==> flow/design.v <==
`timescale 1ns/1ps
module solution (
    input clk,
    input rst,
    input row_valid,
    input [281:0] row_data,
    output reg [63:0] splitters_hit,
    output reg done
);
    localparam WIDTH = 141;
    localparam HEIGHT = 142;
    localparam ROW_BITS = 282;
    reg [31:0] y;
    reg [WIDTH-1:0] active_mask;
    reg [ROW_BITS-1:0] current_row_data;
    wire [WIDTH-1:0] next_active;
    wire [15:0]      row_hit_count;  
    genvar i;
    wire [WIDTH-1:0] effective_active;
    wire [WIDTH-1:0] is_split;
    wire [WIDTH-1:0] beam_throwing_left;  
    wire [WIDTH-1:0] beam_throwing_right;  
    wire [WIDTH-1:0] beam_passing_down;    
    generate
        for (i=0; i<WIDTH; i=i+1) begin : cells
            wire [1:0] code = current_row_data[2*i+1 : 2*i];
            assign is_split[i] = (code == 2'd1);
            wire is_source = (code == 2'd2);
            assign effective_active[i] = active_mask[i] | is_source;
            assign beam_throwing_left[i]  = effective_active[i] & is_split[i];
            assign beam_throwing_right[i] = effective_active[i] & is_split[i];
            assign beam_passing_down[i]   = effective_active[i] & (~is_split[i]);
        end
    endgenerate
    generate
        for (i=0; i<WIDTH; i=i+1) begin : routing
            wire from_left;
            wire from_right;
            wire from_up;
            if (i == 0) assign from_left = 0;
            else assign from_left = beam_throwing_right[i-1];  
            if (i == WIDTH-1) assign from_right = 0;
            else assign from_right = beam_throwing_left[i+1];  
            assign from_up = beam_passing_down[i];
            assign next_active[i] = from_left | from_right | from_up;
        end
    endgenerate
    reg [15:0] pop_count;
    integer k;
    always @(*) begin
        pop_count = 0;
        for (k=0; k<WIDTH; k=k+1) begin
            if (effective_active[k] && is_split[k]) begin
                pop_count = pop_count + 1;
            end
        end
    end
    always @(posedge clk) begin
        if (rst) begin
            y <= 0;
            active_mask <= 0;
            splitters_hit <= 0;
            done <= 0;
        end else begin
            if (!done && row_valid) begin
                splitters_hit <= splitters_hit + pop_count;
                active_mask <= next_active;
                if (y == HEIGHT - 1) begin
                    done <= 1;
                end else begin
                    y <= y + 1;
                end
            end
        end
    end
    always @(*) begin
        current_row_data = row_data;
    end
endmodule
Hand-over note for solution

### From RTL to reports: solution

Each step is given for the RTL above and for the edited RTL.
Lines under "original" count in the file above, lines under "edited" in the edited file.
"difference" is "edited" less "original", of the values as shown; "relative change" is that difference over "original", in percent.
Cell names lack the library's common part.
A cell with -- has no value.

* design top: solution
* clock input: clk
* library: sky130hd
* timing corner: tt_025C_1v80

### The edit

Unified diff, file above to edited file.
The edit is scripted: it alters the design's behaviour and was not made to optimise anything.

```diff
@@ -63,5 +63,5 @@
             done <= 0;
         end else begin
-            if (!done && row_valid) begin
+            begin
                 splitters_hit <= splitters_hit + pop_count;
                 active_mask <= next_active;
```

### After elaboration

Counts by Yosys on the flattened word-level netlist (proc, flatten, opt, wreduce; memories kept). Register bits leave out memories and registers merged into their read ports (data or address); mux counts leave out enables and synchronous resets folded into registers. Print and check cells are left out. Cells with the same type and inputs are merged into one.

Storage and ports
* flip-flop bits (word level): original 238, edited 238, difference 0, relative change 0.00%
* input bits: original 285, edited 285, difference 0, relative change 0.00%

Cells by class
* add/subtract/negate cells: original 142, edited 142, difference 0, relative change 0.00%
* mux-type cells: original 141, edited 141, difference 0, relative change 0.00%
* eq/ne operators: original 283, edited 283, difference 0, relative change 0.00%
* bitwise operators: original 845, edited 844, difference -1, relative change -0.12%
* reductions and logical operators: original 145, edited 141, difference -4, relative change -2.76%

Operators by type and width
* 2-bit AND reduction: original 2, edited 0, difference -2, relative change -100.00%
* 1-bit logical AND: original 142, edited 141, difference -1, relative change -0.70%
* 1-bit NOT: original 142, edited 141, difference -1, relative change -0.70%
* 1-bit zero test: original 1, edited 0, difference -1, relative change -100.00%
* 1-bit OR: original 421, edited 421, difference 0, relative change 0.00%
* 1-bit AND: original 282, edited 282, difference 0, relative change 0.00%
* 2-bit by 1-bit equality test with 1-bit output with constant B: original 141, edited 141, difference 0, relative change 0.00%
* 2-bit equality test with constant B: original 141, edited 141, difference 0, relative change 0.00%
* 16-bit by 1-bit adder with 16-bit output with constant B: original 140, edited 140, difference 0, relative change 0.00%
* 16-bit 2-to-1 mux: original 140, edited 140, difference 0, relative change 0.00%
* 32-bit by 1-bit adder with 32-bit output with constant B: original 1, edited 1, difference 0, relative change 0.00%
* 64-bit by 16-bit adder with 64-bit output: original 1, edited 1, difference 0, relative change 0.00%
* 32-bit by 8-bit equality test with 1-bit output with constant B: original 1, edited 1, difference 0, relative change 0.00%
* 1-bit 2-to-1 mux: original 1, edited 1, difference 0, relative change 0.00%

### Logic depth

Longest topological path by Yosys (ltp), each cell counted once; first at word level (registers and memories cut), then after technology mapping (sequential cells cut; the memories' decode and read muxes count).

Logic depth
* word-level depth: original 285, edited 285, difference 0, relative change 0.00%
* ABC_AREA: original 0, edited 0
* gate-level depth with buffers: original 471, edited 452, difference -19, relative change -4.03%
* depth with buffers taken out: original 470, edited 451, difference -19, relative change -4.04%

### Mapped cells and area

Source: synth_stat.txt of the flow (Yosys; design flattened, memories mapped). It holds for the ABC_AREA given above (unset counts as 0); a run with the other value may have another netlist.

Synthesis totals
* buffers: original 229, edited 199, difference -30, relative change -13.10%
* cells in the netlist: original 7969, edited 7791, difference -178, relative change -2.23%
* chip area (Yosys) (µm²): original 58036.9, edited 57625.3, difference -411.6, relative change -0.71%
* sequential area (µm²): original 4764.6, edited 4764.6, difference 0.0, relative change 0.00%
* flip-flop cells: original 238, edited 238, difference 0, relative change 0.00%

Cells by type
* nor2b_1: original 223, edited 75, difference -148, relative change -66.37%
* maj3_1: original 11, edited 149, difference +138, relative change +1254.55%
* a311oi_1: original 136, edited 8, difference -128, relative change -94.12%
* nor3_1: original 219, edited 334, difference +115, relative change +52.51%
* xnor2_1: original 893, edited 801, difference -92, relative change -10.30%
* nand2b_1: original 171, edited 91, difference -80, relative change -46.78%
* o22ai_1: original 141, edited 71, difference -70, relative change -49.65%
* nand3b_1: original 152, edited 86, difference -66, relative change -43.42%
* nand2_1: original 850, edited 913, difference +63, relative change +7.41%
* inv_1: original 290, edited 349, difference +59, relative change +20.34%
* clkbuf_1: original 157, edited 116, difference -41, relative change -26.11%
* or2_2: original 134, edited 100, difference -34, relative change -25.37%
* a31oi_1: original 103, edited 78, difference -25, relative change -24.27%
* o21ai_0: original 295, edited 271, difference -24, relative change -8.14%
* nor2_1: original 958, edited 935, difference -23, relative change -2.40%
* buf_1: original 31, edited 9, difference -22, relative change -70.97%
* buf_4: original 14, edited 35, difference +21, relative change +150.00%
* or3_1: original 94, edited 113, difference +19, relative change +20.21%

Not every row of either side is listed.

### Timing after synthesis

OpenSTA on the mapped netlist: ideal clock, no wires. The path of least setup slack (recovery checks aside). Input and output delay are each 20% of the period. Register names are those of the netlist, which keeps one name where synthesis merged equal registers.

Timing post-synthesis
* path type: original input to register, edited input to register
* from: original input port row_data[3], edited input port row_data[0]
* to: original register splitters_hit[58], edited register splitters_hit[57]
* clock period (ns): original 100.0, edited 100.0, difference 0.0, relative change 0.00%
* time at the first pin (ns): original 20.000, edited 20.000, difference 0.000, relative change 0.00%
* data required time (ns): original 99.872, edited 99.872, difference 0.000, relative change 0.00%
* data arrival time (ns): original 100.190, edited 102.042, difference +1.852, relative change +1.85%
* stages on the path: original 454, edited 451, difference -3, relative change -0.66%
* path delay (ns): original 80.318, edited 82.170, difference +1.852, relative change +2.31%
* path slack (ns): original -0.317, edited -2.170, difference -1.853
* synthesis period reached (ns): original 100.317, edited 102.17, difference +1.853, relative change +1.85%

"path delay" = arrival - input delay + setup time.
"stages on the path": output pins that drive a net of the path, with the launching flip-flop's if there is one; two outputs of one cell count as two.
"synthesis period reached" = period - worst setup slack (recovery checks aside). The figure is calculated, with input and output delays left at 20% of the set period.
The rows between start and end are the longest chain of elaborated cells between them; the timing report does not say that the signal goes this way. Where chains are equally long, one stands for them.
Each line given opens the expression or statement behind the cell; cells for indexed reads and writes are added by Yosys, which also makes memories of some case tables.

On the way, post-synthesis, original:
* path through: nand3b_1 > ha_1 > inv_1 > xnor3_2 > ha_1 > nor4bb_1 > a21oi_1 > ha_1 > nor4bb_1 > a21o_1 > a31oi_1 > xnor2_1 > a21oi_1 > ha_1 > or4bb_1 > o311ai_1 > a22oi_1 > ha_1 > [... 418 more ...] > nand3b_1 > nand2_1 > xor2_1 > or3_1 > or3_1 > a21oi_1 > xnor3_1 > ha_1 > o21ai_0 > a21oi_1 > nand4_1 > nor3_1 > and3_1 > clkbuf_1 > nor2b_1 > nand4_1 > xor2_1 > nor2_1
* cells in the longest elaborated chain: 283

RTL lines, path post-synthesis, original
* start: declaration: line 6 `input [281:0] row_data,`
* 2-bit equality test: line 28 `wire is_source = (code == 2'd2);`
* 1-bit OR: line 29 `assign effective_active[i] = active_mask[i] | is_source;`
* 1-bit logical AND: line 53 `if (effective_active[k] && is_split[k]) begin`
* 16-bit 2-to-1 mux: line 53
* 16-bit by 1-bit adder with 16-bit output: line 54 `pop_count = pop_count + 1;`
* 16-bit 2-to-1 mux: line 53
* 16-bit by 1-bit adder with 16-bit output: line 54
* [... 269 more ...]
* 16-bit by 1-bit adder with 16-bit output: line 54
* 16-bit 2-to-1 mux: line 53
* 16-bit by 1-bit adder with 16-bit output: line 54
* 16-bit 2-to-1 mux: line 53
* 16-bit by 1-bit adder with 16-bit output: line 54
* 16-bit 2-to-1 mux: line 53
* 64-bit by 16-bit adder with 64-bit output: line 66 `splitters_hit <= splitters_hit + pop_count;`
* end: assignment: line 62 `splitters_hit <= 0;`
* end: assignment: line 66
* end: declaration: line 7 `output reg [63:0] splitters_hit,`

On the way, post-synthesis, edited:
* path through: nand2_1 > or2_2 > ha_1 > xnor2_1 > inv_2 > xnor2_1 > nor2_1 > nor2_1 > ha_1 > o22a_1 > ha_1 > or4bb_1 > o21ai_0 > inv_1 > ha_1 > xor2_1 > nor3_1 > a221o_1 > [... 415 more ...] > o21bai_1 > a21oi_1 > o21bai_1 > a21oi_1 > o21bai_1 > a21oi_1 > nor2b_1 > o21ai_1 > nor2_1 > nand3_1 > nor2_1 > nand3_1 > nor2_1 > and2_1 > clkbuf_1 > nor2b_1 > xnor2_1 > nor2_1
* cells in the longest elaborated chain: 285

RTL lines, path post-synthesis, edited
* start: declaration: line 6 `input [281:0] row_data,`
* 2-bit equality test: line 28 `wire is_source = (code == 2'd2);`
* 1-bit OR: line 29 `assign effective_active[i] = active_mask[i] | is_source;`
* 1-bit logical AND: line 53 `if (effective_active[k] && is_split[k]) begin`
* 1-bit 2-to-1 mux: line 53
* 16-bit by 1-bit adder with 16-bit output: line 54 `pop_count = pop_count + 1;`
* 16-bit 2-to-1 mux: line 53
* 16-bit by 1-bit adder with 16-bit output: line 54
* [... 271 more ...]
* 16-bit by 1-bit adder with 16-bit output: line 54
* 16-bit 2-to-1 mux: line 53
* 16-bit by 1-bit adder with 16-bit output: line 54
* 16-bit 2-to-1 mux: line 53
* 16-bit by 1-bit adder with 16-bit output: line 54
* 16-bit 2-to-1 mux: line 53
* 64-bit by 16-bit adder with 64-bit output: line 66 `splitters_hit <= splitters_hit + pop_count;`
* end: assignment: line 62 `splitters_hit <= 0;`
* end: assignment: line 66
* end: declaration: line 7 `output reg [63:0] splitters_hit,`

### Path in the finished layout

From the final timing report of the runs of pair 1: the path of least setup slack in the routed layout; clock arrival at registers is part of the times.

Timing after layout
* path type: original input to register, edited input to register
* from: original input port row_data[0], edited input port row_data[0]
* to: original register splitters_hit[63], edited register splitters_hit[50]
* path slack (ns): original 4.36, edited 3.15, difference -1.21
* data arrival time (ns): original 96.12, edited 97.33, difference +1.21, relative change +1.26%
* clock period (ns): original 100.0, edited 100.0, difference 0.0, relative change 0.00%
* data required time (ns): original 100.48, edited 100.48, difference 0.00, relative change 0.00%
* stages on the path: original 472, edited 451, difference -21, relative change -4.45%
* time at the first pin (ns): original 20.00, edited 20.00, difference 0.00, relative change 0.00%

The rows between start and end are the longest chain of elaborated cells between them; the timing report does not say that the signal goes this way. Where chains are equally long, one stands for them.

On the way, after layout, original:
* path through: clkdlybuf4s50_1 > nand3b_1 > buf_4 > ha_1 > nand4b_1 > o21ai_1 > xor2_1 > nand2_1 > nand2_2 > ha_4 > nor4bb_4 > a21oi_2 > ha_4 > nor4bb_4 > a21o_1 > a31oi_1 > xnor2_1 > a21oi_1 > [... 436 more ...] > a21oi_1 > o21bai_1 > a21oi_2 > o21bai_1 > a21oi_2 > o21bai_1 > a21oi_2 > o21ai_1 > buf_4 > and3_4 > nand3_2 > nor3_2 > nand3_1 > nor2_1 > buf_4 > nand4_1 > xor2_1 > nor2_1
* cells in the longest elaborated chain: 285

RTL lines, path after layout, original
* start: declaration: line 6 `input [281:0] row_data,`
* 2-bit equality test: line 28 `wire is_source = (code == 2'd2);`
* 1-bit OR: line 29 `assign effective_active[i] = active_mask[i] | is_source;`
* 1-bit logical AND: line 53 `if (effective_active[k] && is_split[k]) begin`
* 1-bit 2-to-1 mux: line 53
* 16-bit by 1-bit adder with 16-bit output: line 54 `pop_count = pop_count + 1;`
* 16-bit 2-to-1 mux: line 53
* 16-bit by 1-bit adder with 16-bit output: line 54
* [... 271 more ...]
* 16-bit by 1-bit adder with 16-bit output: line 54
* 16-bit 2-to-1 mux: line 53
* 16-bit by 1-bit adder with 16-bit output: line 54
* 16-bit 2-to-1 mux: line 53
* 16-bit by 1-bit adder with 16-bit output: line 54
* 16-bit 2-to-1 mux: line 53
* 64-bit by 16-bit adder with 64-bit output: line 66 `splitters_hit <= splitters_hit + pop_count;`
* end: assignment: line 62 `splitters_hit <= 0;`
* end: assignment: line 66
* end: declaration: line 7 `output reg [63:0] splitters_hit,`

On the way, after layout, edited:
* path through: clkbuf_2 > nand2_1 > or2_4 > ha_4 > xnor2_4 > inv_2 > xnor2_2 > nor2_1 > nor2_1 > ha_1 > o22a_1 > ha_1 > or4bb_1 > o21ai_2 > inv_2 > ha_4 > xor2_1 > nor3_1 > [... 415 more ...] > o21bai_1 > a21oi_2 > o21bai_1 > a21oi_2 > o21bai_1 > a21oi_2 > o21bai_1 > a21oi_2 > nor2b_4 > nor2b_4 > and3_4 > nor2b_2 > and3_4 > nand4_1 > buf_6 > buf_4 > xor2_1 > nor2_1
* cells in the longest elaborated chain: 285

RTL lines, path after layout, edited
* start: declaration: line 6 `input [281:0] row_data,`
* 2-bit equality test: line 28 `wire is_source = (code == 2'd2);`
* 1-bit OR: line 29 `assign effective_active[i] = active_mask[i] | is_source;`
* 1-bit logical AND: line 53 `if (effective_active[k] && is_split[k]) begin`
* 1-bit 2-to-1 mux: line 53
* 16-bit by 1-bit adder with 16-bit output: line 54 `pop_count = pop_count + 1;`
* 16-bit 2-to-1 mux: line 53
* 16-bit by 1-bit adder with 16-bit output: line 54
* [... 271 more ...]
* 16-bit by 1-bit adder with 16-bit output: line 54
* 16-bit 2-to-1 mux: line 53
* 16-bit by 1-bit adder with 16-bit output: line 54
* 16-bit 2-to-1 mux: line 53
* 16-bit by 1-bit adder with 16-bit output: line 54
* 16-bit 2-to-1 mux: line 53
* 64-bit by 16-bit adder with 64-bit output: line 66 `splitters_hit <= splitters_hit + pop_count;`
* end: assignment: line 62 `splitters_hit <= 0;`
* end: assignment: line 66
* end: declaration: line 7 `output reg [63:0] splitters_hit,`

### Layout results

Both versions went through the flow (Yosys, OpenROAD) with the same settings in each pair. Constraints: input delay and output delay 20% of the set period each, output load 0.01 pF.

Settings, pair 1:
* period_ns: 100.0
* CAP_MARGIN: 20
* CORE_MARGIN: 2
* CORE_UTILIZATION: 40
* SLEW_MARGIN: 20

Measured results, pair 1
* die area (µm²): original 148156.0, edited 147114.0, difference -1042.0, relative change -0.70%
* clock period achieved (ns): original 95.636, edited 96.854, difference +1.218, relative change +1.27%
* worst slack on setup checks (ns): original 4.364, edited 3.146, difference -1.218
* utilization after layout (%): original 47.7, edited 49.9, difference +2.2
* worst-case hold slack (ns): original 0.479, edited 0.492, difference +0.013
* std-cell area (final layout) (µm²): original 68540.7, edited 71528.6, difference +2987.9, relative change +4.36%
* mapped cell area after synthesis (µm²): original 58036.9, edited 57625.3, difference -411.6, relative change -0.71%

"clock period achieved" = clock period - worst setup slack. The figure is calculated, with input and output delays left at 20% of the set period.

End of note.
